==> flow/design.v <==
`timescale 1ns / 1ps
module battleship(
input wire clk,
input wire rst,  
input wire ARDUINO_A0,    
input wire ARDUINO_A1,    
input wire ARDUINO_A2,    
input wire ARDUINO_A3,    
output reg ARDUINO_IO0,   
output reg ARDUINO_IO1,   
output reg ARDUINO_IO2,   
output reg ARDUINO_IO6,   
output reg ARDUINO_IO7,   
output reg ARDUINO_IO8,   
output reg ARDUINO_IO9,   
output reg ARDUINO_IO10,  
output reg ARDUINO_IO11,  
output reg ARDUINO_A4,  
output reg ARDUINO_A5,  
output reg PMOD1_D0_P,  
output reg PMOD1_D0_N,  
output reg PMOD1_D1_P,  
output reg PMOD1_D1_N,  
output reg PMOD1_D2_P,  
output reg PMOD1_D2_N,  
output reg PMOD2_D0_P,  
output reg PMOD2_D0_N,  
output reg PMOD2_D1_P,  
output reg PMOD2_D2_P,  
output reg PMOD2_D2_N,  
output reg PMOD2_D3_P,  
output reg ARDUINO_IO3,   
output reg ARDUINO_IO4,   
output reg ARDUINO_IO5    
);
reg makeBoards;
reg make2DArray;
reg [7:0] playerOneBoard [0:2][0:2];     
reg [1:0] a;  
reg [1:0] b;  
reg [7:0] playerOneSHIPSBoard [0:2][0:2];  
reg [1:0] c;  
reg [1:0] d;  
reg [2:0] numShipsP1;
reg [2:0] hitsP1;
reg [7:0] playerTwoBoard [0:2][0:2];  
reg [1:0] e;  
reg [1:0] f;  
reg [7:0] playerTwoSHIPSBoard [0:2][0:2];  
reg [1:0] g;  
reg [1:0] h;  
reg [2:0] numShipsP2;
reg [2:0] hitsP2;
reg [2:0] playerTurn;
integer i, j;  
reg [3:0] nineStates; 
reg [3:0] nineStates2;
reg [5:0] gameLogicState;
reg [2:0] inputRow;  
reg [2:0] inputCol;  
reg [26:0] customCounter;  
reg customClk; 
reg [26:0] oneSecondCounter;  
reg oneSecondClk; 
reg [1:0] turnOnFirstBoard;
reg [1:0] turnOnSecondBoard;
localparam [26:0] DISP_DIV = 27'd24;
localparam [26:0] GAME_DIV = 27'd1249;
wire customTick    = (customCounter == DISP_DIV) && (customClk == 1'b0);
wire oneSecondTick = (oneSecondCounter == GAME_DIV) && (oneSecondClk == 1'b0);
always@(posedge clk)
begin
if (rst)
    begin
        customClk <= 0;
        customCounter <= 0;
    end
else if (customCounter == DISP_DIV)  
    begin
        customClk <= ~customClk;  
        customCounter <= 0;  
    end
else
    begin
        customCounter <= customCounter + 1;  
    end
end
always@(posedge clk)
begin
if (rst)
    begin
        oneSecondClk <= 0;
        oneSecondCounter <= 0;
    end
else if (oneSecondCounter == GAME_DIV)  
    begin
        oneSecondClk <= ~oneSecondClk;  
        oneSecondCounter <= 0;  
    end
else
    begin
        oneSecondCounter <= oneSecondCounter + 1;  
    end
end
always @ (posedge clk)
begin
if (rst)
begin
    gameLogicState = 0;
    inputRow = 0;
    inputCol = 0;
    numShipsP1 = 0;
    hitsP1 = 0;
    numShipsP2 = 0;
    hitsP2 = 0;
    playerTurn = 1;
    turnOnFirstBoard <= 0;
    turnOnSecondBoard <= 0;
    ARDUINO_A4 = 0;
    ARDUINO_A5 = 0;
end
else if (oneSecondTick)
begin
case (gameLogicState) 
0:  
begin
    for (i = 0; i < 3; i = i + 1) begin
        for (j = 0; j < 3; j = j + 1) begin
            playerOneBoard[i][j] <= 1;
            playerOneSHIPSBoard[i][j] <= 1;
            playerTwoBoard[i][j] <= 1;
            playerTwoSHIPSBoard[i][j] <= 1;
        end
    end
    gameLogicState = gameLogicState + 1;
end
1:  
begin
    ARDUINO_A4 = 1;
    ARDUINO_A5 = 0;
    if (ARDUINO_A0 == 0) 
    begin
        if(ARDUINO_A1 == 0)  
        begin
            inputRow = 0;
        end
        else if(ARDUINO_A2 == 0)  
        begin
            inputRow = 1;
        end
        else if(ARDUINO_A3 == 0)  
        begin
            inputRow = 2;
        end
        gameLogicState = gameLogicState + 1;  
   end 
end
2:  
begin
    ARDUINO_A4 = 0;
    ARDUINO_A5 = 1;
    if (ARDUINO_A0 == 0) 
    begin
        if(ARDUINO_A1 == 0 )  
        begin
            inputCol = 0;
        end
        else if(ARDUINO_A2 == 0)  
        begin
            inputCol = 1;
        end
        else if(ARDUINO_A3 == 0)  
        begin
            inputCol = 2;
        end
        gameLogicState = gameLogicState + 1;  
   end 
end
3:  
begin
    playerOneSHIPSBoard[inputRow][inputCol] <= 2;
    numShipsP1 = numShipsP1 + 1;
    if (numShipsP1 == 2) 
    begin
        gameLogicState = 4;  
    end
    else
    begin
        gameLogicState = 1;  
    end
end
4:  
begin
    ARDUINO_A4 = 1;
    ARDUINO_A5 = 0;
    if (ARDUINO_A0 == 0) 
    begin
        if(ARDUINO_A1 == 0)  
        begin
            inputRow = 0;
        end
        else if(ARDUINO_A2 == 0)  
        begin
            inputRow = 1;
        end
        else if(ARDUINO_A3 == 0)  
        begin
            inputRow = 2;
        end
        gameLogicState = gameLogicState + 1;  
   end 
end
5:  
begin
    ARDUINO_A4 = 0;
    ARDUINO_A5 = 1;
    if (ARDUINO_A0 == 0) 
    begin
        if(ARDUINO_A1 == 0 )  
        begin
            inputCol = 0;
        end
        else if(ARDUINO_A2 == 0)  
        begin
            inputCol = 1;
        end
        else if(ARDUINO_A3 == 0)  
        begin
            inputCol = 2;
        end
        gameLogicState = gameLogicState + 1;  
   end 
end
6:  
begin
    if(inputCol == 2)
    begin
        playerOneSHIPSBoard[inputRow][inputCol-1] <= 2;
        playerOneSHIPSBoard[inputRow][inputCol] <= 2;
    end
    else if (inputCol == 1 || inputCol == 0)
    begin
        playerOneSHIPSBoard[inputRow][inputCol] <= 2;
        playerOneSHIPSBoard[inputRow][inputCol+1] <= 2;
    end
    else
    begin
    end
    gameLogicState = 7;
end
7:  
begin
    ARDUINO_A4 = 1;
    ARDUINO_A5 = 0;
    if (ARDUINO_A0 == 0) 
    begin
        if(ARDUINO_A1 == 0)  
        begin
            inputRow = 0;
        end
        else if(ARDUINO_A2 == 0)  
        begin
            inputRow = 1;
        end
        else if(ARDUINO_A3 == 0)  
        begin
            inputRow = 2;
        end
        gameLogicState = gameLogicState + 1;  
   end 
end
8:  
begin
    ARDUINO_A4 = 0;
    ARDUINO_A5 = 1;
    if (ARDUINO_A0 == 0) 
    begin
        if(ARDUINO_A1 == 0 )  
        begin
            inputCol = 0;
        end
        else if(ARDUINO_A2 == 0)  
        begin
            inputCol = 1;
        end
        else if(ARDUINO_A3 == 0)  
        begin
            inputCol = 2;
        end
        gameLogicState = gameLogicState + 1;  
   end 
end
9:  
begin
    playerTwoSHIPSBoard[inputRow][inputCol] <= 2;
    numShipsP2 = numShipsP2 + 1;
    if (numShipsP2 == 2) 
    begin
        gameLogicState = 10;  
    end
    else
    begin
        gameLogicState = 7;  
    end
end
10:  
begin
    ARDUINO_A4 = 1;
    ARDUINO_A5 = 0;
    if (ARDUINO_A0 == 0) 
    begin
        if(ARDUINO_A1 == 0)  
        begin
            inputRow = 0;
        end
        else if(ARDUINO_A2 == 0)  
        begin
            inputRow = 1;
        end
        else if(ARDUINO_A3 == 0)  
        begin
            inputRow = 2;
        end
        gameLogicState = gameLogicState + 1;  
   end 
end
11:  
begin
    ARDUINO_A4 = 0;
    ARDUINO_A5 = 1;
    if (ARDUINO_A0 == 0) 
    begin
        if(ARDUINO_A1 == 0 )  
        begin
            inputCol = 0;
        end
        else if(ARDUINO_A2 == 0)  
        begin
            inputCol = 1;
        end
        else if(ARDUINO_A3 == 0)  
        begin
            inputCol = 2;
        end
        gameLogicState = gameLogicState + 1;  
   end 
end
12:  
begin
    if(inputCol == 2)
    begin
        playerTwoSHIPSBoard[inputRow][inputCol-1] <= 2;
        playerTwoSHIPSBoard[inputRow][inputCol] <= 2;
    end
    else if (inputCol == 1 || inputCol == 0)
    begin
        playerTwoSHIPSBoard[inputRow][inputCol] <= 2;
        playerTwoSHIPSBoard[inputRow][inputCol+1] <= 2;
    end
    else
    begin
    end
    turnOnFirstBoard <= 1;
    turnOnSecondBoard <= 1;
    gameLogicState = 13;
end
13:  
begin
    ARDUINO_A4 = 1;
    ARDUINO_A5 = 0;
    if (ARDUINO_A0 == 0) 
    begin
        if(ARDUINO_A1 == 0)  
        begin
            inputRow = 0;
        end
        else if(ARDUINO_A2 == 0)  
        begin
            inputRow = 1;
        end
        else if(ARDUINO_A3 == 0)  
        begin
            inputRow = 2;
        end
        gameLogicState = gameLogicState + 1;  
   end 
end
14:  
begin
    ARDUINO_A4 = 0;
    ARDUINO_A5 = 1;
    if (ARDUINO_A0 == 0) 
    begin
        if(ARDUINO_A1 == 0 )  
        begin
            inputCol = 0;
        end
        else if(ARDUINO_A2 == 0)  
        begin
            inputCol = 1;
        end
        else if(ARDUINO_A3 == 0)  
        begin
            inputCol = 2;
        end
        gameLogicState = gameLogicState + 1;  
   end 
end
15:  
begin
    if (playerTurn == 1)
    begin
        if (playerOneSHIPSBoard[inputRow][inputCol] == 2 )
        begin
            playerOneBoard[inputRow][inputCol] <= 2; 
            playerTurn = 2;
            hitsP2 = hitsP2 + 1;
        end
        else 
        begin
            playerOneBoard[inputRow][inputCol] <= 3;
            playerTurn = 2;
        end
    end  
    else
    begin
     if (playerTwoSHIPSBoard[inputRow][inputCol] == 2 )
       begin
           playerTwoBoard[inputRow][inputCol] <= 2;
           playerTurn = 1;
           hitsP1 = hitsP1 + 1;
       end
       else 
       begin
           playerTwoBoard[inputRow][inputCol] <= 3;
           playerTurn = 1;
       end
    end
    if(hitsP2 == 4)
    begin
        turnOnFirstBoard <= 0;
        gameLogicState = 16;  
    end
    else if ( hitsP1 == 4)
    begin
        turnOnSecondBoard <= 0;
        gameLogicState = 16;  
    end
    else
    begin
        gameLogicState = 13;  
    end
end
16: 
begin
   ARDUINO_A4 = 0;
   ARDUINO_A5 = 0;
   if (ARDUINO_A1 == 0 && ARDUINO_A3 == 0 && ARDUINO_A2 == 0)
   begin
       a = 0;
       b = 0;
       c = 0;
       d = 0;
       e = 0;
       f = 0;
       g = 0;
       hitsP1 = 0;
       hitsP2 = 0;
       playerTurn = 1;
       turnOnFirstBoard <= 0;
       turnOnSecondBoard <= 0;
       gameLogicState = 0;
   end
end
default:
begin
end
endcase
end  
end  
always @ (posedge clk)
begin
if (rst)
begin
    nineStates <= 1;
    ARDUINO_IO0 = 0; ARDUINO_IO1 = 0; ARDUINO_IO2 = 0;
    ARDUINO_IO3 = 1; ARDUINO_IO4 = 1; ARDUINO_IO5 = 1;
    ARDUINO_IO6 = 0; ARDUINO_IO7 = 0; ARDUINO_IO8 = 0;
    ARDUINO_IO9 = 0; ARDUINO_IO10 = 0; ARDUINO_IO11 = 0;
end
else if (customTick)
begin
if (turnOnFirstBoard == 1)
begin
case (nineStates)
1:    
begin
    if (playerOneBoard[0][0] == 1)  
    begin
        ARDUINO_IO0 = 1;  
        ARDUINO_IO1 = 0;  
        ARDUINO_IO2 = 0;  
        ARDUINO_IO9 = 0;  
        ARDUINO_IO10 = 0;  
        ARDUINO_IO11 = 0;  
        ARDUINO_IO6 = 0;  
        ARDUINO_IO7 = 0;  
        ARDUINO_IO8 = 0;  
        ARDUINO_IO3 = 0;  
        ARDUINO_IO4 = 1; 
        ARDUINO_IO5 = 1;
    end
    else if ( playerOneBoard[0][0] == 3)
    begin
        ARDUINO_IO0 = 0;  
        ARDUINO_IO1 = 0;  
        ARDUINO_IO2 = 0;  
        ARDUINO_IO9 = 1;  
        ARDUINO_IO10 = 0;  
        ARDUINO_IO11 = 0;  
        ARDUINO_IO6 = 0;  
        ARDUINO_IO7 = 0;  
        ARDUINO_IO8 = 0;  
        ARDUINO_IO3 = 0;  
        ARDUINO_IO4 = 1; 
        ARDUINO_IO5 = 1;
    end
    else if ( playerOneBoard[0][0] == 2)
    begin
        ARDUINO_IO0 = 0;  
        ARDUINO_IO1 = 0;  
        ARDUINO_IO2 = 0;  
        ARDUINO_IO9 = 0;  
        ARDUINO_IO10 = 0;  
        ARDUINO_IO11 = 0;  
        ARDUINO_IO6 = 1;  
        ARDUINO_IO7 = 0;  
        ARDUINO_IO8 = 0;  
        ARDUINO_IO3 = 0;  
        ARDUINO_IO4 = 1; 
        ARDUINO_IO5 = 1;
    end
    else  
    begin
        ARDUINO_IO0 = 0;  
        ARDUINO_IO1 = 0;  
        ARDUINO_IO2 = 0;  
        ARDUINO_IO9 = 0;  
        ARDUINO_IO10 = 0;  
        ARDUINO_IO11 = 0;  
        ARDUINO_IO6 = 0;  
        ARDUINO_IO7 = 0;  
        ARDUINO_IO8 = 0;  
        ARDUINO_IO3 = 1;  
        ARDUINO_IO4 = 1; 
        ARDUINO_IO5 = 1;
       end
end
2:  
begin
    if (playerOneBoard[0][1] == 1)  
    begin
        ARDUINO_IO0 = 0;  
        ARDUINO_IO1 = 1;  
        ARDUINO_IO2 = 0;  
        ARDUINO_IO9 = 0;  
        ARDUINO_IO10 = 0;  
        ARDUINO_IO11 = 0;  
        ARDUINO_IO6 = 0;  
        ARDUINO_IO7 = 0;  
        ARDUINO_IO8 = 0;  
        ARDUINO_IO3 = 0;  
        ARDUINO_IO4 = 1; 
        ARDUINO_IO5 = 1;
    end
    else if ( playerOneBoard[0][1] == 2)
    begin
        ARDUINO_IO0 = 0;  
        ARDUINO_IO1 = 0;  
        ARDUINO_IO2 = 0;  
        ARDUINO_IO9 = 0;  
        ARDUINO_IO10 = 0;  
        ARDUINO_IO11 = 0;  
        ARDUINO_IO6 = 0;  
        ARDUINO_IO7 = 1;  
        ARDUINO_IO8 = 0;  
        ARDUINO_IO3 = 0;  
        ARDUINO_IO4 = 1; 
        ARDUINO_IO5 = 1;
    end
    else if ( playerOneBoard[0][1] == 3)
    begin
        ARDUINO_IO0 = 0;  
        ARDUINO_IO1 = 0;  
        ARDUINO_IO2 = 0;  
        ARDUINO_IO9 = 0;  
        ARDUINO_IO10 = 1;  
        ARDUINO_IO11 = 0;  
        ARDUINO_IO6 = 0;  
        ARDUINO_IO7 = 0;  
        ARDUINO_IO8 = 0;  
        ARDUINO_IO3 = 0;  
        ARDUINO_IO4 = 1; 
        ARDUINO_IO5 = 1;
    end
    else  
    begin
        ARDUINO_IO0 = 0;  
        ARDUINO_IO1 = 0;  
        ARDUINO_IO2 = 0;  
        ARDUINO_IO9 = 0;  
        ARDUINO_IO10 = 0;  
        ARDUINO_IO11 = 0;  
        ARDUINO_IO6 = 0;  
        ARDUINO_IO7 = 0;  
        ARDUINO_IO8 = 0;  
        ARDUINO_IO3 = 1;  
        ARDUINO_IO4 = 1; 
        ARDUINO_IO5 = 1;
       end
end
3:  
begin
    if (playerOneBoard[0][2] == 1)  
    begin
        ARDUINO_IO0 = 0;  
        ARDUINO_IO1 = 0;  
        ARDUINO_IO2 = 1;  
        ARDUINO_IO9 = 0;  
        ARDUINO_IO10 = 0;  
        ARDUINO_IO11 = 0;  
        ARDUINO_IO6 = 0;  
        ARDUINO_IO7 = 0;  
        ARDUINO_IO8 = 0;  
        ARDUINO_IO3 = 0;  
        ARDUINO_IO4 = 1; 
        ARDUINO_IO5 = 1;
    end
    else if ( playerOneBoard[0][2] == 2)
    begin
        ARDUINO_IO0 = 0;  
        ARDUINO_IO1 = 0;  
        ARDUINO_IO2 = 0;  
        ARDUINO_IO9 = 0;  
        ARDUINO_IO10 = 0;  
        ARDUINO_IO11 = 0;  
        ARDUINO_IO6 = 0;  
        ARDUINO_IO7 = 0;  
        ARDUINO_IO8 = 1;  
        ARDUINO_IO3 = 0;  
        ARDUINO_IO4 = 1; 
        ARDUINO_IO5 = 1;
    end
    else if ( playerOneBoard[0][2] == 3)
    begin
        ARDUINO_IO0 = 0;  
        ARDUINO_IO1 = 0;  
        ARDUINO_IO2 = 0;  
        ARDUINO_IO9 = 0;  
        ARDUINO_IO10 = 0;  
        ARDUINO_IO11 = 1;  
        ARDUINO_IO6 = 0;  
        ARDUINO_IO7 = 0;  
        ARDUINO_IO8 = 0;  
        ARDUINO_IO3 = 0;  
        ARDUINO_IO4 = 1; 
        ARDUINO_IO5 = 1;
    end
    else  
    begin
        ARDUINO_IO0 = 0;  
        ARDUINO_IO1 = 0;  
        ARDUINO_IO2 = 0;  
        ARDUINO_IO9 = 0;  
        ARDUINO_IO10 = 0;  
        ARDUINO_IO11 = 0;  
        ARDUINO_IO6 = 0;  
        ARDUINO_IO7 = 0;  
        ARDUINO_IO8 = 0;  
        ARDUINO_IO3 = 1;  
        ARDUINO_IO4 = 1; 
        ARDUINO_IO5 = 1;
       end
end
4:  
begin
    if (playerOneBoard[1][0] == 1)  
    begin
        ARDUINO_IO0 = 1;  
        ARDUINO_IO1 = 0;  
        ARDUINO_IO2 = 0;  
        ARDUINO_IO9 = 0;  
        ARDUINO_IO10 = 0;  
        ARDUINO_IO11 = 0;  
        ARDUINO_IO6 = 0;  
        ARDUINO_IO7 = 0;  
        ARDUINO_IO8 = 0;  
        ARDUINO_IO3 = 1;  
        ARDUINO_IO4 = 0; 
        ARDUINO_IO5 = 1;
    end
    else if ( playerOneBoard[1][0] == 2)
    begin
        ARDUINO_IO0 = 0;  
        ARDUINO_IO1 = 0;  
        ARDUINO_IO2 = 0;  
        ARDUINO_IO9 = 0;  
        ARDUINO_IO10 = 0;  
        ARDUINO_IO11 = 0;  
        ARDUINO_IO6 = 1;  
        ARDUINO_IO7 = 0;  
        ARDUINO_IO8 = 0;  
        ARDUINO_IO3 = 1; 
        ARDUINO_IO4 = 0; 
        ARDUINO_IO5 = 1;
    end
    else if ( playerOneBoard[1][0] == 3)
    begin
        ARDUINO_IO0 = 0;  
        ARDUINO_IO1 = 0;  
        ARDUINO_IO2 = 0;  
        ARDUINO_IO9 = 1;  
        ARDUINO_IO10 = 0;  
        ARDUINO_IO11 = 0;  
        ARDUINO_IO6 = 0;  
        ARDUINO_IO7 = 0;  
        ARDUINO_IO8 = 0;  
        ARDUINO_IO3 = 1; 
        ARDUINO_IO4 = 0;  
        ARDUINO_IO5 = 1;
    end
    else  
    begin
        ARDUINO_IO0 = 0;  
        ARDUINO_IO1 = 0;  
        ARDUINO_IO2 = 0;  
        ARDUINO_IO9 = 0;  
        ARDUINO_IO10 = 0;  
        ARDUINO_IO11 = 0;  
        ARDUINO_IO6 = 0;  
        ARDUINO_IO7 = 0;  
        ARDUINO_IO8 = 0;  
        ARDUINO_IO3 = 1;  
        ARDUINO_IO4 = 1; 
        ARDUINO_IO5 = 1;
       end
end
5:  
begin
    if (playerOneBoard[1][1] == 1)  
    begin
        ARDUINO_IO0 = 0;  
        ARDUINO_IO1 = 1;  
        ARDUINO_IO2 = 0;  
        ARDUINO_IO9 = 0;  
        ARDUINO_IO10 = 0;  
        ARDUINO_IO11 = 0;  
        ARDUINO_IO6 = 0;  
        ARDUINO_IO7 = 0;  
        ARDUINO_IO8 = 0;  
        ARDUINO_IO3 = 1; 
        ARDUINO_IO4 = 0;  
        ARDUINO_IO5 = 1;
    end
    else if ( playerOneBoard[1][1] == 2)
    begin
        ARDUINO_IO0 = 0;  
        ARDUINO_IO1 = 0;  
        ARDUINO_IO2 = 0;  
        ARDUINO_IO9 = 0;  
        ARDUINO_IO10 = 0;  
        ARDUINO_IO11 = 0;  
        ARDUINO_IO6 = 0;  
        ARDUINO_IO7 = 1;  
        ARDUINO_IO8 = 0;  
        ARDUINO_IO3 = 1; 
        ARDUINO_IO4 = 0; 
        ARDUINO_IO5 = 1;
    end
    else if ( playerOneBoard[1][1] == 3)
    begin
        ARDUINO_IO0 = 0;  
        ARDUINO_IO1 = 0;  
        ARDUINO_IO2 = 0;  
        ARDUINO_IO9 = 0;  
        ARDUINO_IO10 = 1;  
        ARDUINO_IO11 = 0;  
        ARDUINO_IO6 = 0;  
        ARDUINO_IO7 = 0;  
        ARDUINO_IO8 = 0;  
        ARDUINO_IO3 = 1; 
        ARDUINO_IO4 = 0;  
        ARDUINO_IO5 = 1;
    end
    else  
    begin
        ARDUINO_IO0 = 0;  
        ARDUINO_IO1 = 0;  
        ARDUINO_IO2 = 0;  
        ARDUINO_IO9 = 0;  
        ARDUINO_IO10 = 0;  
        ARDUINO_IO11 = 0;  
        ARDUINO_IO6 = 0;  
        ARDUINO_IO7 = 0;  
        ARDUINO_IO8 = 0;  
        ARDUINO_IO3 = 1;  
        ARDUINO_IO4 = 1; 
        ARDUINO_IO5 = 1;
       end
end
6:  
begin
    if (playerOneBoard[1][2] == 1)  
    begin
        ARDUINO_IO0 = 0;  
        ARDUINO_IO1 = 0;  
        ARDUINO_IO2 = 1;  
        ARDUINO_IO9 = 0;  
        ARDUINO_IO10 = 0;  
        ARDUINO_IO11 = 0;  
        ARDUINO_IO6 = 0;  
        ARDUINO_IO7 = 0;  
        ARDUINO_IO8 = 0;  
        ARDUINO_IO3 = 1; 
        ARDUINO_IO4 = 0;  
        ARDUINO_IO5 = 1;
    end
    else if ( playerOneBoard[1][2] == 2)
    begin
        ARDUINO_IO0 = 0;  
        ARDUINO_IO1 = 0;  
        ARDUINO_IO2 = 0;  
        ARDUINO_IO9 = 0;  
        ARDUINO_IO10 = 0;  
        ARDUINO_IO11 = 0;  
        ARDUINO_IO6 = 0;  
        ARDUINO_IO7 = 0;  
        ARDUINO_IO8 = 1;  
        ARDUINO_IO3 = 1;  
        ARDUINO_IO4 = 0; 
        ARDUINO_IO5 = 1;
    end
    else if ( playerOneBoard[1][2] == 3)
    begin
        ARDUINO_IO0 = 0;  
        ARDUINO_IO1 = 0;  
        ARDUINO_IO2 = 0;  
        ARDUINO_IO9 = 0;  
        ARDUINO_IO10 = 0;  
        ARDUINO_IO11 = 1;  
        ARDUINO_IO6 = 0;  
        ARDUINO_IO7 = 0;  
        ARDUINO_IO8 = 0;  
        ARDUINO_IO3 = 1; 
        ARDUINO_IO4 = 0;  
        ARDUINO_IO5 = 1;
    end
    else  
    begin
        ARDUINO_IO0 = 0;  
        ARDUINO_IO1 = 0;  
        ARDUINO_IO2 = 0;  
        ARDUINO_IO9 = 0;  
        ARDUINO_IO10 = 0;  
        ARDUINO_IO11 = 0;  
        ARDUINO_IO6 = 0;  
        ARDUINO_IO7 = 0;  
        ARDUINO_IO8 = 0;  
        ARDUINO_IO3 = 1;  
        ARDUINO_IO4 = 1; 
        ARDUINO_IO5 = 1;
       end
end
7:  
begin
    if (playerOneBoard[2][0] == 1)  
    begin
        ARDUINO_IO0 = 1;  
        ARDUINO_IO1 = 0;  
        ARDUINO_IO2 = 0;  
        ARDUINO_IO9 = 0;  
        ARDUINO_IO10 = 0;  
        ARDUINO_IO11 = 0;  
        ARDUINO_IO6 = 0;  
        ARDUINO_IO7 = 0;  
        ARDUINO_IO8 = 0;  
        ARDUINO_IO3 = 1; 
        ARDUINO_IO4 = 1; 
        ARDUINO_IO5 = 0;  
    end
    else if ( playerOneBoard[2][0] == 2)
    begin
        ARDUINO_IO0 = 0;  
        ARDUINO_IO1 = 0;  
        ARDUINO_IO2 = 0;  
        ARDUINO_IO9 = 0;  
        ARDUINO_IO10 = 0;  
        ARDUINO_IO11 = 0;  
        ARDUINO_IO6 = 1;  
        ARDUINO_IO7 = 0;  
        ARDUINO_IO8 = 0;  
        ARDUINO_IO3 = 1; 
        ARDUINO_IO4 = 1; 
        ARDUINO_IO5 = 0;
    end
    else if ( playerOneBoard[2][0] == 3)
    begin
        ARDUINO_IO0 = 0;  
        ARDUINO_IO1 = 0;  
        ARDUINO_IO2 = 0;  
        ARDUINO_IO9 = 1;  
        ARDUINO_IO10 = 0;  
        ARDUINO_IO11 = 0;  
        ARDUINO_IO6 = 0;  
        ARDUINO_IO7 = 0;  
        ARDUINO_IO8 = 0;  
        ARDUINO_IO3 = 1; 
        ARDUINO_IO4 = 1; 
        ARDUINO_IO5 = 0;  
    end
    else  
    begin
        ARDUINO_IO0 = 0;  
        ARDUINO_IO1 = 0;  
        ARDUINO_IO2 = 0;  
        ARDUINO_IO9 = 0;  
        ARDUINO_IO10 = 0;  
        ARDUINO_IO11 = 0;  
        ARDUINO_IO6 = 0;  
        ARDUINO_IO7 = 0;  
        ARDUINO_IO8 = 0;  
        ARDUINO_IO3 = 1;  
        ARDUINO_IO4 = 1; 
        ARDUINO_IO5 = 1;
       end
end
8:  
begin
    if (playerOneBoard[2][1] == 1)  
    begin
        ARDUINO_IO0 = 0;  
        ARDUINO_IO1 = 1;  
        ARDUINO_IO2 = 0;  
        ARDUINO_IO9 = 0;  
        ARDUINO_IO10 = 0;  
        ARDUINO_IO11 = 0;  
        ARDUINO_IO6 = 0;  
        ARDUINO_IO7 = 0;  
        ARDUINO_IO8 = 0;  
        ARDUINO_IO3 = 1; 
        ARDUINO_IO4 = 1; 
        ARDUINO_IO5 = 0;  
    end
    else if ( playerOneBoard[2][1] == 2)
    begin
        ARDUINO_IO0 = 0;  
        ARDUINO_IO1 = 0;  
        ARDUINO_IO2 = 0;  
        ARDUINO_IO9 = 0;  
        ARDUINO_IO10 = 0;  
        ARDUINO_IO11 = 0;  
        ARDUINO_IO6 = 0;  
        ARDUINO_IO7 = 1;  
        ARDUINO_IO8 = 0;  
        ARDUINO_IO3 = 1; 
        ARDUINO_IO4 = 1; 
        ARDUINO_IO5 = 0;
    end
    else if ( playerOneBoard[2][1] == 3)
    begin
        ARDUINO_IO0 = 0;  
        ARDUINO_IO1 = 0;  
        ARDUINO_IO2 = 0;  
        ARDUINO_IO9 = 0;  
        ARDUINO_IO10 = 1;  
        ARDUINO_IO11 = 0;  
        ARDUINO_IO6 = 0;  
        ARDUINO_IO7 = 0;  
        ARDUINO_IO8 = 0;  
        ARDUINO_IO3 = 1; 
        ARDUINO_IO4 = 1; 
        ARDUINO_IO5 = 0;  
    end
    else  
    begin
        ARDUINO_IO0 = 0;  
        ARDUINO_IO1 = 0;  
        ARDUINO_IO2 = 0;  
        ARDUINO_IO9 = 0;  
        ARDUINO_IO10 = 0;  
        ARDUINO_IO11 = 0;  
        ARDUINO_IO6 = 0;  
        ARDUINO_IO7 = 0;  
        ARDUINO_IO8 = 0;  
        ARDUINO_IO3 = 1;  
        ARDUINO_IO4 = 1; 
        ARDUINO_IO5 = 1;
       end
end
9:  
begin
    if (playerOneBoard[2][2] == 1)  
    begin
        ARDUINO_IO0 = 0;  
        ARDUINO_IO1 = 0;  
        ARDUINO_IO2 = 1;  
        ARDUINO_IO9 = 0;  
        ARDUINO_IO10 = 0;  
        ARDUINO_IO11 = 0;  
        ARDUINO_IO6 = 0;  
        ARDUINO_IO7 = 0;  
        ARDUINO_IO8 = 0;  
        ARDUINO_IO3 = 1; 
        ARDUINO_IO4 = 1; 
        ARDUINO_IO5 = 0;  
    end
    else if ( playerOneBoard[2][2] == 2)
    begin
        ARDUINO_IO0 = 0;  
        ARDUINO_IO1 = 0;  
        ARDUINO_IO2 = 0;  
        ARDUINO_IO9 = 0;  
        ARDUINO_IO10 = 0;  
        ARDUINO_IO11 = 0;  
        ARDUINO_IO6 = 0;  
        ARDUINO_IO7 = 0;  
        ARDUINO_IO8 = 1;  
        ARDUINO_IO3 = 1; 
        ARDUINO_IO4 = 1; 
        ARDUINO_IO5 = 0;
    end
    else if ( playerOneBoard[2][2] == 3)
    begin
        ARDUINO_IO0 = 0;  
        ARDUINO_IO1 = 0;  
        ARDUINO_IO2 = 0;  
        ARDUINO_IO9 = 0;  
        ARDUINO_IO10 = 0;  
        ARDUINO_IO11 = 1;  
        ARDUINO_IO6 = 0;  
        ARDUINO_IO7 = 0;  
        ARDUINO_IO8 = 0;  
        ARDUINO_IO3 = 1; 
        ARDUINO_IO4 = 1; 
        ARDUINO_IO5 = 0;  
    end
    else  
    begin
        ARDUINO_IO0 = 0;  
        ARDUINO_IO1 = 0;  
        ARDUINO_IO2 = 0;  
        ARDUINO_IO9 = 0;  
        ARDUINO_IO10 = 0;  
        ARDUINO_IO11 = 0;  
        ARDUINO_IO6 = 0;  
        ARDUINO_IO7 = 0;  
        ARDUINO_IO8 = 0;  
        ARDUINO_IO3 = 1;  
        ARDUINO_IO4 = 1; 
        ARDUINO_IO5 = 1;
       end
end
default:  
begin
    ARDUINO_IO0 = 0;    
    ARDUINO_IO1 = 0;    
    ARDUINO_IO2 = 0;     
    ARDUINO_IO3 = 1;    
    ARDUINO_IO4 = 1;   
    ARDUINO_IO5 = 1;    
    ARDUINO_IO9 = 0;  
    ARDUINO_IO10 = 0;  
    ARDUINO_IO11 = 0;  
    ARDUINO_IO6 = 0;  
    ARDUINO_IO7 = 0;  
    ARDUINO_IO8 = 0;  
end
endcase
end  
nineStates <= nineStates + 1;
if (nineStates >= 10 )
begin
    nineStates <= 1;
end
end  
end  
always @ (posedge clk)
begin
if (rst)
begin
    nineStates2 <= 1;
    PMOD1_D0_P = 0; PMOD1_D0_N = 0; PMOD1_D1_P = 0;
    PMOD1_D1_N = 0; PMOD1_D2_P = 0; PMOD1_D2_N = 0;
    PMOD2_D0_P = 0; PMOD2_D0_N = 0; PMOD2_D1_P = 0;
    PMOD2_D2_P = 1; PMOD2_D2_N = 1; PMOD2_D3_P = 1;
end
else if (customTick)
begin
if (turnOnSecondBoard == 1)
begin
case (nineStates2)
1:    
begin
    if (playerTwoBoard[0][0] == 1)  
    begin
        PMOD1_D1_N = 1;  
        PMOD1_D2_P = 0;  
        PMOD1_D2_N = 0;  
        PMOD1_D0_P = 0;  
        PMOD1_D0_N = 0;  
        PMOD1_D1_P = 0;  
        PMOD2_D0_P = 0;  
        PMOD2_D0_N = 0;  
        PMOD2_D1_P = 0;  
        PMOD2_D2_P = 0;  
        PMOD2_D2_N = 1; 
        PMOD2_D3_P = 1;
    end
    else if ( playerTwoBoard[0][0] == 3)
    begin
        PMOD1_D1_N = 0;  
        PMOD1_D2_P = 0;  
        PMOD1_D2_N = 0;  
        PMOD1_D0_P = 1;  
        PMOD1_D0_N = 0;  
        PMOD1_D1_P = 0;  
        PMOD2_D0_P = 0;  
        PMOD2_D0_N = 0;  
        PMOD2_D1_P = 0;  
        PMOD2_D2_P = 0;  
        PMOD2_D2_N = 1; 
        PMOD2_D3_P = 1;
    end
    else if ( playerTwoBoard[0][0] == 2)
    begin
        PMOD1_D1_N = 0;  
        PMOD1_D2_P = 0;  
        PMOD1_D2_N = 0;  
        PMOD1_D0_P = 0;  
        PMOD1_D0_N = 0;  
        PMOD1_D1_P = 0;  
        PMOD2_D0_P = 1;  
        PMOD2_D0_N = 0;  
        PMOD2_D1_P = 0;  
        PMOD2_D2_P = 0;  
        PMOD2_D2_N = 1; 
        PMOD2_D3_P = 1;
    end
    else  
    begin
        PMOD1_D1_N = 0;  
        PMOD1_D2_P = 0;  
        PMOD1_D2_N = 0;  
        PMOD1_D0_P = 0;  
        PMOD1_D0_N = 0;  
        PMOD1_D1_P = 0;  
        PMOD2_D0_P = 0;  
        PMOD2_D0_N = 0;  
        PMOD2_D1_P = 0;  
        PMOD2_D2_P = 1;  
        PMOD2_D2_N = 1; 
        PMOD2_D3_P = 1;
       end
end
2:  
begin
    if (playerTwoBoard[0][1] == 1)  
    begin
        PMOD1_D1_N = 0;  
        PMOD1_D2_P = 1;  
        PMOD1_D2_N = 0;  
        PMOD1_D0_P = 0;  
        PMOD1_D0_N = 0;  
        PMOD1_D1_P = 0;  
        PMOD2_D0_P = 0;  
        PMOD2_D0_N = 0;  
        PMOD2_D1_P = 0;  
        PMOD2_D2_P = 0;  
        PMOD2_D2_N = 1; 
        PMOD2_D3_P = 1;
    end
    else if ( playerTwoBoard[0][1] == 2)
    begin
        PMOD1_D1_N = 0;  
        PMOD1_D2_P = 0;  
        PMOD1_D2_N = 0;  
        PMOD1_D0_P = 0;  
        PMOD1_D0_N = 0;  
        PMOD1_D1_P = 0;  
        PMOD2_D0_P = 0;  
        PMOD2_D0_N = 1;  
        PMOD2_D1_P = 0;  
        PMOD2_D2_P = 0;  
        PMOD2_D2_N = 1; 
        PMOD2_D3_P = 1;
    end
    else if ( playerTwoBoard[0][1] == 3)
    begin
        PMOD1_D1_N = 0;  
        PMOD1_D2_P = 0;  
        PMOD1_D2_N = 0;  
        PMOD1_D0_P = 0;  
        PMOD1_D0_N = 1;  
        PMOD1_D1_P = 0;  
        PMOD2_D0_P = 0;  
        PMOD2_D0_N = 0;  
        PMOD2_D1_P = 0;  
        PMOD2_D2_P = 0;  
        PMOD2_D2_N = 1; 
        PMOD2_D3_P = 1;
    end
    else  
    begin
        PMOD1_D1_N = 0;  
        PMOD1_D2_P = 0;  
        PMOD1_D2_N = 0;  
        PMOD1_D0_P = 0;  
        PMOD1_D0_N = 0;  
        PMOD1_D1_P = 0;  
        PMOD2_D0_P = 0;  
        PMOD2_D0_N = 0;  
        PMOD2_D1_P = 0;  
        PMOD2_D2_P = 1;  
        PMOD2_D2_N = 1; 
        PMOD2_D3_P = 1;
       end
end
3:  
begin
    if (playerTwoBoard[0][2] == 1)  
    begin
        PMOD1_D1_N = 0;  
        PMOD1_D2_P = 0;  
        PMOD1_D2_N = 1;  
        PMOD1_D0_P = 0;  
        PMOD1_D0_N = 0;  
        PMOD1_D1_P = 0;  
        PMOD2_D0_P = 0;  
        PMOD2_D0_N = 0;  
        PMOD2_D1_P = 0;  
        PMOD2_D2_P = 0;  
        PMOD2_D2_N = 1; 
        PMOD2_D3_P = 1;
    end
    else if ( playerTwoBoard[0][2] == 2)
    begin
        PMOD1_D1_N = 0;  
        PMOD1_D2_P = 0;  
        PMOD1_D2_N = 0;  
        PMOD1_D0_P = 0;  
        PMOD1_D0_N = 0;  
        PMOD1_D1_P = 0;  
        PMOD2_D0_P = 0;  
        PMOD2_D0_N = 0;  
        PMOD2_D1_P = 1;  
        PMOD2_D2_P = 0;  
        PMOD2_D2_N = 1; 
        PMOD2_D3_P = 1;
    end
    else if ( playerTwoBoard[0][2] == 3)
    begin
        PMOD1_D1_N = 0;  
        PMOD1_D2_P = 0;  
        PMOD1_D2_N = 0;  
        PMOD1_D0_P = 0;  
        PMOD1_D0_N = 0;  
        PMOD1_D1_P = 1;  
        PMOD2_D0_P = 0;  
        PMOD2_D0_N = 0;  
        PMOD2_D1_P = 0;  
        PMOD2_D2_P = 0;  
        PMOD2_D2_N = 1; 
        PMOD2_D3_P = 1;
    end
    else  
    begin
        PMOD1_D1_N = 0;  
        PMOD1_D2_P = 0;  
        PMOD1_D2_N = 0;  
        PMOD1_D0_P = 0;  
        PMOD1_D0_N = 0;  
        PMOD1_D1_P = 0;  
        PMOD2_D0_P = 0;  
        PMOD2_D0_N = 0;  
        PMOD2_D1_P = 0;  
       PMOD2_D2_P = 1;  
       PMOD2_D2_N = 1; 
       PMOD2_D3_P = 1;
       end
end
4:  
begin
    if (playerTwoBoard[1][0] == 1)  
    begin
        PMOD1_D1_N = 1;  
        PMOD1_D2_P = 0;  
        PMOD1_D2_N = 0;  
        PMOD1_D0_P = 0;  
        PMOD1_D0_N = 0;  
        PMOD1_D1_P = 0;  
        PMOD2_D0_P = 0;  
        PMOD2_D0_N = 0;  
        PMOD2_D1_P = 0;  
        PMOD2_D2_P = 1;  
        PMOD2_D2_N = 0; 
        PMOD2_D3_P = 1;
    end
    else if ( playerTwoBoard[1][0] == 2)
    begin
        PMOD1_D1_N = 0;  
        PMOD1_D2_P = 0;  
        PMOD1_D2_N = 0;  
        PMOD1_D0_P = 0;  
        PMOD1_D0_N = 0;  
        PMOD1_D1_P = 0;  
        PMOD2_D0_P = 1;  
        PMOD2_D0_N = 0;  
        PMOD2_D1_P = 0;  
        PMOD2_D2_P = 1;  
        PMOD2_D2_N = 0; 
        PMOD2_D3_P = 1;
    end
    else if ( playerTwoBoard[1][0] == 3)
    begin
        PMOD1_D1_N = 0;  
        PMOD1_D2_P = 0;  
        PMOD1_D2_N = 0;  
        PMOD1_D0_P = 1;  
        PMOD1_D0_N = 0;  
        PMOD1_D1_P = 0;  
        PMOD2_D0_P = 0;  
        PMOD2_D0_N = 0;  
        PMOD2_D1_P = 0;  
        PMOD2_D2_P = 1;  
        PMOD2_D2_N = 0; 
        PMOD2_D3_P = 1;
    end
    else  
    begin
        PMOD1_D1_N = 0;  
        PMOD1_D2_P = 0;  
        PMOD1_D2_N = 0;  
        PMOD1_D0_P = 0;  
        PMOD1_D0_N = 0;  
        PMOD1_D1_P = 0;  
        PMOD2_D0_P = 0;  
        PMOD2_D0_N = 0;  
        PMOD2_D1_P = 0;  
        PMOD2_D2_P = 1;  
        PMOD2_D2_N = 1; 
        PMOD2_D3_P = 1;
       end
end
5:  
begin
    if (playerTwoBoard[1][1] == 1)  
    begin
        PMOD1_D1_N = 0;  
        PMOD1_D2_P = 1;  
        PMOD1_D2_N = 0;  
        PMOD1_D0_P = 0;  
        PMOD1_D0_N = 0;  
        PMOD1_D1_P = 0;  
        PMOD2_D0_P = 0;  
        PMOD2_D0_N = 0;  
        PMOD2_D1_P = 0;  
        PMOD2_D2_P = 1;  
        PMOD2_D2_N = 0; 
        PMOD2_D3_P = 1;
    end
    else if ( playerTwoBoard[1][1] == 2)
    begin
        PMOD1_D1_N = 0;  
        PMOD1_D2_P = 0;  
        PMOD1_D2_N = 0;  
        PMOD1_D0_P = 0;  
        PMOD1_D0_N = 0;  
        PMOD1_D1_P = 0;  
        PMOD2_D0_P = 0;  
        PMOD2_D0_N = 1;  
        PMOD2_D1_P = 0;  
        PMOD2_D2_P = 1;  
        PMOD2_D2_N = 0; 
        PMOD2_D3_P = 1;
    end
    else if ( playerTwoBoard[1][1] == 3)
    begin
        PMOD1_D1_N = 0;  
        PMOD1_D2_P = 0;  
        PMOD1_D2_N = 0;  
        PMOD1_D0_P = 0;  
        PMOD1_D0_N = 1;  
        PMOD1_D1_P = 0;  
        PMOD2_D0_P = 0;  
        PMOD2_D0_N = 0;  
        PMOD2_D1_P = 0;  
        PMOD2_D2_P = 1;  
        PMOD2_D2_N = 0; 
        PMOD2_D3_P = 1;
    end
    else  
    begin
        PMOD1_D1_N = 0;  
        PMOD1_D2_P = 0;  
        PMOD1_D2_N = 0;  
        PMOD1_D0_P = 0;  
        PMOD1_D0_N = 0;  
        PMOD1_D1_P = 0;  
        PMOD2_D0_P = 0;  
        PMOD2_D0_N = 0;  
        PMOD2_D1_P = 0;  
        PMOD2_D2_P = 1; 
        PMOD2_D2_N = 1; 
        PMOD2_D3_P = 1;
       end
end
6:  
begin
    if (playerTwoBoard[1][2] == 1)  
    begin
        PMOD1_D1_N = 0;  
        PMOD1_D2_P = 0;  
        PMOD1_D2_N = 1;  
        PMOD1_D0_P = 0;  
        PMOD1_D0_N = 0;  
        PMOD1_D1_P = 0;  
        PMOD2_D0_P = 0;  
        PMOD2_D0_N = 0;  
        PMOD2_D1_P = 0;  
        PMOD2_D2_P = 1;  
        PMOD2_D2_N = 0; 
        PMOD2_D3_P = 1;
    end
    else if ( playerTwoBoard[1][2] == 2)
    begin
        PMOD1_D1_N = 0;  
        PMOD1_D2_P = 0;  
        PMOD1_D2_N = 0;  
        PMOD1_D0_P = 0;  
        PMOD1_D0_N = 0;  
        PMOD1_D1_P = 0;  
        PMOD2_D0_P = 0;  
        PMOD2_D0_N = 0;  
        PMOD2_D1_P = 1;  
        PMOD2_D2_P = 1;  
        PMOD2_D2_N = 0; 
        PMOD2_D3_P = 1;
    end
    else if ( playerTwoBoard[1][2] == 3)
    begin
        PMOD1_D1_N = 0;  
        PMOD1_D2_P = 0;  
        PMOD1_D2_N = 0;  
        PMOD1_D0_P = 0;  
        PMOD1_D0_N = 0;  
        PMOD1_D1_P = 1;  
        PMOD2_D0_P = 0;  
        PMOD2_D0_N = 0;  
        PMOD2_D1_P = 0;  
        PMOD2_D2_P = 1;  
        PMOD2_D2_N = 0; 
        PMOD2_D3_P = 1;
    end
    else  
    begin
        PMOD1_D1_N = 0;  
        PMOD1_D2_P = 0;  
        PMOD1_D2_N = 0;  
        PMOD1_D0_P = 0;  
        PMOD1_D0_N = 0;  
        PMOD1_D1_P = 0;  
        PMOD2_D0_P = 0;  
        PMOD2_D0_N = 0;  
        PMOD2_D1_P = 0;  
        PMOD2_D2_P = 1;  
        PMOD2_D2_N = 1; 
        PMOD2_D3_P = 1;
       end
end
7:  
begin
    if (playerTwoBoard[2][0] == 1)  
    begin
        PMOD1_D1_N = 1;  
        PMOD1_D2_P = 0;  
        PMOD1_D2_N = 0;  
        PMOD1_D0_P = 0;  
        PMOD1_D0_N = 0;  
        PMOD1_D1_P = 0;  
        PMOD2_D0_P = 0;  
        PMOD2_D0_N = 0;  
        PMOD2_D1_P = 0;  
        PMOD2_D2_P = 1;  
        PMOD2_D2_N = 1; 
        PMOD2_D3_P = 0; 
    end
    else if ( playerTwoBoard[2][0] == 2)
    begin
        PMOD1_D1_N = 0;  
        PMOD1_D2_P = 0;  
        PMOD1_D2_N = 0;  
        PMOD1_D0_P = 0;  
        PMOD1_D0_N = 0;  
        PMOD1_D1_P = 0;  
        PMOD2_D0_P = 1;  
        PMOD2_D0_N = 0;  
        PMOD2_D1_P = 0;  
        PMOD2_D2_P = 1;  
        PMOD2_D2_N = 1; 
        PMOD2_D3_P = 0;
    end
    else if ( playerTwoBoard[2][0] == 3)
    begin
        PMOD1_D1_N = 0;  
        PMOD1_D2_P = 0;  
        PMOD1_D2_N = 0;  
        PMOD1_D0_P = 1;  
        PMOD1_D0_N = 0;  
        PMOD1_D1_P = 0;  
        PMOD2_D0_P = 0;  
        PMOD2_D0_N = 0;  
        PMOD2_D1_P = 0;  
        PMOD2_D2_P = 1;  
        PMOD2_D2_N = 1; 
        PMOD2_D3_P = 0;
    end
    else  
    begin
        PMOD1_D1_N = 0;  
        PMOD1_D2_P = 0;  
        PMOD1_D2_N = 0;  
        PMOD1_D0_P = 0;  
        PMOD1_D0_N = 0;  
        PMOD1_D1_P = 0;  
        PMOD2_D0_P = 0;  
        PMOD2_D0_N = 0;  
        PMOD2_D1_P = 0;  
        PMOD2_D2_P = 1;  
        PMOD2_D2_N = 1; 
        PMOD2_D3_P = 1;
       end
end
8:  
begin
    if (playerTwoBoard[2][1] == 1)  
    begin
        PMOD1_D1_N = 0;  
        PMOD1_D2_P = 1;  
        PMOD1_D2_N = 0;  
        PMOD1_D0_P = 0;  
        PMOD1_D0_N = 0;  
        PMOD1_D1_P = 0;  
        PMOD2_D0_P = 0;  
        PMOD2_D0_N = 0;  
        PMOD2_D1_P = 0;  
        PMOD2_D2_P = 1;  
        PMOD2_D2_N = 1; 
        PMOD2_D3_P = 0;
    end
    else if ( playerTwoBoard[2][1] == 2)
    begin
        PMOD1_D1_N = 0;  
        PMOD1_D2_P = 0;  
        PMOD1_D2_N = 0;  
        PMOD1_D0_P = 0;  
        PMOD1_D0_N = 0;  
        PMOD1_D1_P = 0;  
        PMOD2_D0_P = 0;  
        PMOD2_D0_N = 1;  
        PMOD2_D1_P = 0;  
        PMOD2_D2_P = 1;  
        PMOD2_D2_N = 1; 
        PMOD2_D3_P = 0;
    end
    else if ( playerTwoBoard[2][1] == 3)
    begin
        PMOD1_D1_N = 0;  
        PMOD1_D2_P = 0;  
        PMOD1_D2_N = 0;  
        PMOD1_D0_P = 0;  
        PMOD1_D0_N = 1;  
        PMOD1_D1_P = 0;  
        PMOD2_D0_P = 0;  
        PMOD2_D0_N = 0;  
        PMOD2_D1_P = 0;  
        PMOD2_D2_P = 1;  
        PMOD2_D2_N = 1; 
        PMOD2_D3_P = 0;
    end
    else  
    begin
        PMOD1_D1_N = 0;  
        PMOD1_D2_P = 0;  
        PMOD1_D2_N = 0;  
        PMOD1_D0_P = 0;  
        PMOD1_D0_N = 0;  
        PMOD1_D1_P = 0;  
        PMOD2_D0_P = 0;  
        PMOD2_D0_N = 0;  
        PMOD2_D1_P = 0;  
        PMOD2_D2_P = 1;  
        PMOD2_D2_N = 1; 
        PMOD2_D3_P = 1;
       end
end
9:  
begin
    if (playerTwoBoard[2][2] == 1)  
    begin
        PMOD1_D1_N = 0;  
        PMOD1_D2_P = 0;  
        PMOD1_D2_N = 1;  
        PMOD1_D0_P = 0;  
        PMOD1_D0_N = 0;  
        PMOD1_D1_P = 0;  
        PMOD2_D0_P = 0;  
        PMOD2_D0_N = 0;  
        PMOD2_D1_P = 0;  
        PMOD2_D2_P = 1;  
        PMOD2_D2_N = 1; 
        PMOD2_D3_P = 0;
    end
    else if ( playerTwoBoard[2][2] == 2)
    begin
        PMOD1_D1_N = 0;  
        PMOD1_D2_P = 0;  
        PMOD1_D2_N = 0;  
        PMOD1_D0_P = 0;  
        PMOD1_D0_N = 0;  
        PMOD1_D1_P = 0;  
        PMOD2_D0_P = 0;  
        PMOD2_D0_N = 0;  
        PMOD2_D1_P = 1;  
        PMOD2_D2_P = 1;  
        PMOD2_D2_N = 1; 
        PMOD2_D3_P = 0;
    end
    else if ( playerTwoBoard[2][2] == 3)
    begin
        PMOD1_D1_N = 0;  
        PMOD1_D2_P = 0;  
        PMOD1_D2_N = 0;  
        PMOD1_D0_P = 0;  
        PMOD1_D0_N = 0;  
        PMOD1_D1_P = 1;  
        PMOD2_D0_P = 0;  
        PMOD2_D0_N = 0;  
        PMOD2_D1_P = 0;  
        PMOD2_D2_P = 1;  
        PMOD2_D2_N = 1; 
        PMOD2_D3_P = 0;
    end
    else  
    begin
        PMOD1_D1_N = 0;  
        PMOD1_D2_P = 0;  
        PMOD1_D2_N = 0;  
        PMOD1_D0_P = 0;  
        PMOD1_D0_N = 0;  
        PMOD1_D1_P = 0;  
        PMOD2_D0_P = 0;  
        PMOD2_D0_N = 0;  
        PMOD2_D1_P = 0;  
        PMOD2_D2_P = 1;  
        PMOD2_D2_N = 1; 
        PMOD2_D3_P = 0;
       end
end
default:  
begin
    PMOD1_D1_N = 0;  
    PMOD1_D2_P = 0;  
    PMOD1_D2_N = 0;  
    PMOD2_D2_P = 1;  
    PMOD2_D2_N = 1;  
    PMOD2_D3_P = 1;  
    PMOD1_D0_P = 0;  
    PMOD1_D0_N = 0;  
    PMOD1_D1_P = 0;  
    PMOD2_D0_P = 0;  
    PMOD2_D0_N = 0;  
    PMOD2_D1_P = 0;  
end
endcase
end
nineStates2 <= nineStates2 + 1;
if (nineStates2 >= 10 )
begin
    nineStates2 <= 1;
end
end  
end  
endmodule 
Wiki page: battleship / tool data

=== Tool chain data of battleship ===
Each step is given for the RTL above and for the edited RTL.
Lines under "before" count in the file above, lines under "after" in the edited file.
"difference": "after" minus "before" as printed here. "relative change": 100 x difference / "before".
Cell names lack the library's common part.
A cell with - has no value.

* Design top: battleship
* Clock input: clk
* Cell library: sky130hd
* Corner: tt_025C_1v80

=== Edit of the RTL ===
The edit as a unified diff against the file above.
A script made this edit. It changes what the design does and was not meant as an optimisation.

<pre>
@@ -356,5 +356,5 @@
     begin
         playerTwoSHIPSBoard[inputRow][inputCol] <= 2;
-        playerTwoSHIPSBoard[inputRow][inputCol+1] <= 2;
+        playerTwoSHIPSBoard[inputRow][inputCol-1] <= 2;
     end
     else
</pre>

=== Word-level counts ===
Counts by Yosys on the flattened word-level netlist (proc, flatten, opt, wreduce; memories kept). Register bits leave out memories and registers merged into their read ports (data or address). Print and check cells are left out. Cells with the same type and inputs are merged into one.
Yosys's memory passes give these memory sizes; they may raise the number of words (mostly to a power of two), join words into wider ones and drop unused or constant bits.

{| class="wikitable"
|+ Bit counts
! what !! before !! after !! difference !! relative change (%)
|-
| bits in registers || 121 || 121 || 0 || 0.00
|-
| RAM bits || 128 || 128 || 0 || 0.00
|-
| memory cells || 4 || 4 || 0 || 0.00
|-
| output and inout port bits || 26 || 26 || 0 || 0.00
|-
| elaborated cells || 505 || 497 || -8 || -1.58
|}

{| class="wikitable"
|+ Cells by class
! what !! before !! after !! difference !! relative change (%)
|-
| add/sub/neg operators || 14 || 14 || 0 || 0.00
|-
| multipliers || 1 || 1 || 0 || 0.00
|-
| $lt $le $gt $ge || 2 || 2 || 0 || 0.00
|-
| equal/unequal tests || 107 || 107 || 0 || 0.00
|-
| muxes and demuxes || 290 || 282 || -8 || -2.76
|-
| bitwise gates (word level) || 12 || 13 || +1 || +8.33
|-
| reduce/logical cells || 33 || 32 || -1 || -3.03
|}

{| class="wikitable"
|+ Operators by type and width
! cell !! before !! after !! difference !! relative change (%)
|-
| two-way mux 4 bit || 20 || 13 || -7 || -35.00
|-
| two-way mux 1 bit || 205 || 204 || -1 || -0.49
|-
| bitwise OR 1 bit || 6 || 7 || +1 || +16.67
|-
| OR reduction 2 bit || 4 || 3 || -1 || -25.00
|}

Unchanged operator kinds not shown: 53.

=== Longest topological paths ===
Longest topological path by Yosys (ltp), each cell counted once; first at word level (registers and memories cut), then after technology mapping (sequential cells cut; the memories' decode and read muxes count).

{| class="wikitable"
|+ Logic depth
! what !! before !! after !! difference !! relative change (%)
|-
| depth in word-level cells || 10 || 10 || 0 || 0.00
|-
| ABC_AREA || 0 || 0 || - || -
|-
| mapped depth || 14 || 13 || -1 || -7.14
|-
| depth with buffers taken out || 14 || 12 || -2 || -14.29
|}

=== Mapped cells and area ===
Yosys stat after the flow's synthesis: flattened, memories mapped to cells. It holds for the ABC_AREA given above (unset counts as 0); a run with the other value may have another netlist.

{| class="wikitable"
|+ Cell types
! cell !! before !! after !! difference !! relative change (%)
|-
| a21oi_1 || 53 || 38 || -15 || -28.30
|-
| nor3_1 || 30 || 18 || -12 || -40.00
|-
| mux2i_1 || 15 || 5 || -10 || -66.67
|-
| a221o_1 || 11 || 1 || -10 || -90.91
|-
| xnor2_1 || 29 || 20 || -9 || -31.03
|-
| inv_1 || 41 || 49 || +8 || +19.51
|-
| clkbuf_1 || 40 || 48 || +8 || +20.00
|-
| or3_1 || 18 || 10 || -8 || -44.44
|-
| o21a_1 || 3 || 11 || +8 || +266.67
|-
| a22oi_1 || 2 || 10 || +8 || +400.00
|-
| nand2b_1 || 10 || 17 || +7 || +70.00
|-
| o21ai_0 || 56 || 62 || +6 || +10.71
|-
| nand3_1 || 48 || 54 || +6 || +12.50
|-
| buf_1 || 7 || 1 || -6 || -85.71
|-
| nor2_1 || 163 || 158 || -5 || -3.07
|-
| xor2_1 || 38 || 43 || +5 || +13.16
|-
| buf_2 || 6 || 1 || -5 || -83.33
|-
| a21o_1 || 4 || 9 || +5 || +125.00
|}

Unchanged cell types not shown: 7.
The list need not be complete.

{| class="wikitable"
|+ Synthesis totals
! what !! before !! after !! difference !! relative change (%)
|-
| standard cells after synthesis || 1165 || 1138 || -27 || -2.32
|-
| chip area (Yosys) (um2) || 9644.2 || 9387.8 || -256.4 || -2.66
|-
| area of sequential cells (um2) || 3943.8 || 3943.8 || 0.0 || 0.00
|-
| flip-flop cells || 188 || 188 || 0 || 0.00
|}

=== Timing after synthesis ===
Source: OpenSTA report_checks on the synthesized netlist (no wires, ideal clock, input and output delay 20% of the period each), path of least setup slack; recovery checks are left aside. Register names are those of the netlist, which keeps one name where synthesis merged equal registers.

{| class="wikitable"
|+ Timing post-synthesis
! what !! before !! after !! difference !! relative change (%)
|-
| kind || register -> register || register -> register || - || -
|-
| start point || register inputRow || register inputRow || - || -
|-
| end point || memory playerTwoSHIPSBoard || register gameLogicState[4] || - || -
|-
| period (ns) || 5.0 || 5.0 || 0.0 || 0.00
|-
| time at the first pin (ns) || 0.000 || 0.000 || 0.000 || -
|-
| arrival (ns) || 3.377 || 3.483 || +0.106 || +3.14
|-
| required time (ns) || 4.879 || 4.885 || +0.006 || +0.12
|-
| path slack (ns) || 1.501 || 1.403 || -0.098 || -
|-
| delay of the path (ns) || 3.498 || 3.598 || +0.100 || +2.86
|-
| stages on the path || 14 || 13 || -1 || -7.14
|-
| path buffers || 0 || 1 || +1 || -
|-
| synthesis period reached (ns) || 3.499 || 3.597 || +0.098 || +2.80
|}

"delay of the path" is the arrival time less input delay plus setup time.
"stages on the path": output pins that drive a net of the path, with the launching flip-flop's if there is one; two outputs of one cell count as two.
"synthesis period reached" = period - worst setup slack (recovery checks aside). The figure is calculated, with input and output delays left at 20% of the set period.
Where an end lacks its bit number, it is one bit of the signal, or one of the new flip-flops if synthesis recoded a state register.
At most two assigning lines are given for a register; there are more.

Between the ends, post-synthesis, before:
* Cell sequence: dfxtp_1 > inv_1 > fa_1 > ha_1 > inv_1 > fa_1 > xor2_1 > and3_1 > a311o_1 > a2111oi_4 > and3_4 > nand2b_4 > o32ai_2 > nor2_1

{| class="wikitable"
|+ Ends and longest elaborated chain, post-synthesis, before
! what !! RTL line !! RTL
|-
| start: declaration || 59 || <nowiki>reg [2:0] inputRow;</nowiki>
|-
| start: assignment || 110 || <nowiki>inputRow = 0;</nowiki>
|-
| start: assignment || 145 || <nowiki>inputRow = 0;</nowiki>
|-
| end: declaration || 49 || <nowiki>reg [7:0] playerTwoSHIPSBoard [0:2][0:2];</nowiki>
|}

before: No chain of elaborated cells between the ends is given.

Between the ends, post-synthesis, after:
* Cell sequence: dfxtp_1 > inv_1 > ha_1 > fa_1 > nand2b_1 > or4_1 > and3_1 > clkbuf_1 > o211ai_1 > nor2b_1 > mux2i_1 > a21oi_1 > o21a_1

{| class="wikitable"
|+ Ends and longest elaborated chain, post-synthesis, after
! what !! RTL line !! RTL
|-
| start: declaration || 59 || <nowiki>reg [2:0] inputRow;</nowiki>
|-
| start: assignment || 110 || <nowiki>inputRow = 0;</nowiki>
|-
| start: assignment || 145 || <nowiki>inputRow = 0;</nowiki>
|-
| end: assignment || 135 || <nowiki>gameLogicState = gameLogicState + 1;</nowiki>
|-
| end: assignment || 155 || <nowiki>gameLogicState = gameLogicState + 1;</nowiki>
|-
| end: declaration || 58 || <nowiki>reg [5:0] gameLogicState;</nowiki>
|}

after: No chain of elaborated cells between the ends is given.

=== Worst path after layout ===
From the final timing report of the runs of pair 1: the path of least setup slack in the routed layout; clock arrival at registers is part of the times.

{| class="wikitable"
|+ Timing after layout
! what !! before !! after !! difference !! relative change (%)
|-
| kind || register -> register || register -> register || - || -
|-
| start point || register inputCol[1] || register oneSecondCounter[8] || - || -
|-
| end point || memory playerTwoSHIPSBoard || memory playerOneSHIPSBoard || - || -
|-
| period (ns) || 4.35 || 4.35 || 0.00 || 0.00
|-
| time at the first pin (ns) || 0.43 || 0.43 || 0.00 || 0.00
|-
| arrival (ns) || 4.15 || 4.10 || -0.05 || -1.20
|-
| required time (ns) || 4.67 || 4.65 || -0.02 || -0.43
|-
| path slack (ns) || 0.52 || 0.55 || +0.03 || -
|-
| stages on the path || 13 || 9 || -4 || -30.77
|-
| path buffers || 0 || 0 || 0 || -
|}

Where an end lacks its bit number, it is one bit of the signal, or one of the new flip-flops if synthesis recoded a state register.
Between the ends stands the longest chain of elaborated cells between them, by number of cells; it is not shown to be the way that was timed. Of several equally long chains one is given.
A line is the first line of the expression or statement that the cell stems from. Yosys adds cells for indexed reads and writes and turns some case tables into memories.
At most two assigning lines are given for a register; there are more.

Between the ends, after layout, before:
* Cell sequence: dfxtp_1 > fa_1 > ha_1 > inv_1 > fa_1 > xor2_1 > and3_1 > a311o_1 > a2111oi_4 > and3_4 > nand2b_4 > o32ai_2 > nor2_1
* Cells in the longest elaborated chain: 9

{| class="wikitable"
|+ Ends and longest elaborated chain, after layout, before
! what !! RTL line !! RTL
|-
| start: declaration || 60 || <nowiki>reg [2:0] inputCol;</nowiki>
|-
| start: assignment || 111 || <nowiki>inputCol = 0;</nowiki>
|-
| start: assignment || 166 || <nowiki>inputCol = 0;</nowiki>
|-
| == test 3 x 1 -> 1 bit || 355 || <nowiki>else if (inputCol == 1 || inputCol == 0)</nowiki>
|-
| logical OR 1 bit || 355 ||
|-
| two-way mux 1 bit || 355 ||
|-
| two-way mux 1 bit || 350 || <nowiki>if(inputCol == 2)</nowiki>
|-
| two-way mux 1 bit || 124 || <nowiki>case (gameLogicState)</nowiki>
|-
| two-way mux 1 bit || 122 || <nowiki>else if (oneSecondTick)</nowiki>
|-
| two-way mux 1 bit || 107 || <nowiki>if (rst)</nowiki>
|-
| OR reduction 2 bit || - ||
|-
| two-way mux 4 bit || - ||
|-
| end: declaration || 49 || <nowiki>reg [7:0] playerTwoSHIPSBoard [0:2][0:2];</nowiki>
|}

Between the ends, after layout, after:
* Cell sequence: dfxtp_1 > or4b_1 > or4_1 > or3_1 > or4_4 > mux2i_2 > or4_4 > o32a_1 > a21boi_2
* Cells in the longest elaborated chain: 6

{| class="wikitable"
|+ Ends and longest elaborated chain, after layout, after
! what !! RTL line !! RTL
|-
| start: declaration || 63 || <nowiki>reg [26:0] oneSecondCounter;</nowiki>
|-
| start: assignment || 93 || <nowiki>oneSecondCounter <= 0;</nowiki>
|-
| start: assignment || 102 || <nowiki>oneSecondCounter <= oneSecondCounter + 1;</nowiki>
|-
| == test 27 x 11 -> 1 bit || 70 || <nowiki>wire oneSecondTick = (oneSecondCounter == GAME_DIV) && (oneSecondClk == 1'b0);</nowiki>
|-
| logical AND 1 bit || 70 ||
|-
| two-way mux 1 bit || 122 || <nowiki>else if (oneSecondTick)</nowiki>
|-
| two-way mux 1 bit || 107 || <nowiki>if (rst)</nowiki>
|-
| OR reduction 2 bit || - ||
|-
| two-way mux 4 bit || - ||
|-
| end: declaration || 41 || <nowiki>reg [7:0] playerOneSHIPSBoard [0:2][0:2];</nowiki>
|}

=== Flow runs ===
Runs of the flow (Yosys, OpenROAD) on both versions; the two runs of a pair have the same settings. The constraints put input and output delay at 20% of the set period each and load the outputs with 0.01 pF.

Settings, pair 1:
* CORE_UTILIZATION: 40
* period_ns: 4.35
* CAP_MARGIN: 20
* CORE_MARGIN: 2
* SLEW_MARGIN: 20

{| class="wikitable"
|+ Final reports, pair 1
! what !! before !! after !! difference !! relative change (%)
|-
| synthesized cell area (um2) || 9644.2 || 9387.8 || -256.4 || -2.66
|-
| die size (um2) || 25368.5 || 24710.3 || -658.2 || -2.59
|-
| final utilization (%) || 46.1 || 45.7 || -0.4 || -
|-
| worst slack on setup checks (ns) || 0.522 || 0.553 || +0.031 || -
|-
| power consumption (µW) || 3407 || 3428 || +21 || +0.62
|-
| clock period achieved (ns) || 3.828 || 3.797 || -0.031 || -0.81
|}

Settings, pair 2:
* CORE_UTILIZATION: 52
* CTS_CLUSTER_DIAMETER: 63
* CTS_CLUSTER_SIZE: 45
* MAX_ROUTING_LAYER: met4
* MIN_ROUTING_LAYER: met1
* PLACE_DENSITY_LB_ADDON: 0.03
* SETUP_SLACK_MARGIN: 1.26
* SLEW_MARGIN: 20
* period_ns: 4.6
* CAP_MARGIN: 20
* CORE_MARGIN: 2

{| class="wikitable"
|+ Final reports, pair 2
! what !! before !! after !! difference !! relative change (%)
|-
| synthesized cell area (um2) || 9644.2 || 9387.8 || -256.4 || -2.66
|-
| die size (um2) || 19651.8 || 19143.5 || -508.3 || -2.59
|-
| final utilization (%) || 60.7 || 60.6 || -0.1 || -
|-
| worst slack on setup checks (ns) || 1.050 || 1.124 || +0.074 || -
|-
| power consumption (µW) || 3133 || 3218 || +85 || +2.71
|-
| clock period achieved (ns) || 3.550 || 3.476 || -0.074 || -2.08
|}

By "clock period achieved" is meant the clock period of the run minus its worst setup slack. This is arithmetic on one report: input and output delays are still those of the set period (20% each).
"power consumption" is the tool's figure for a default switching activity; nothing was simulated.
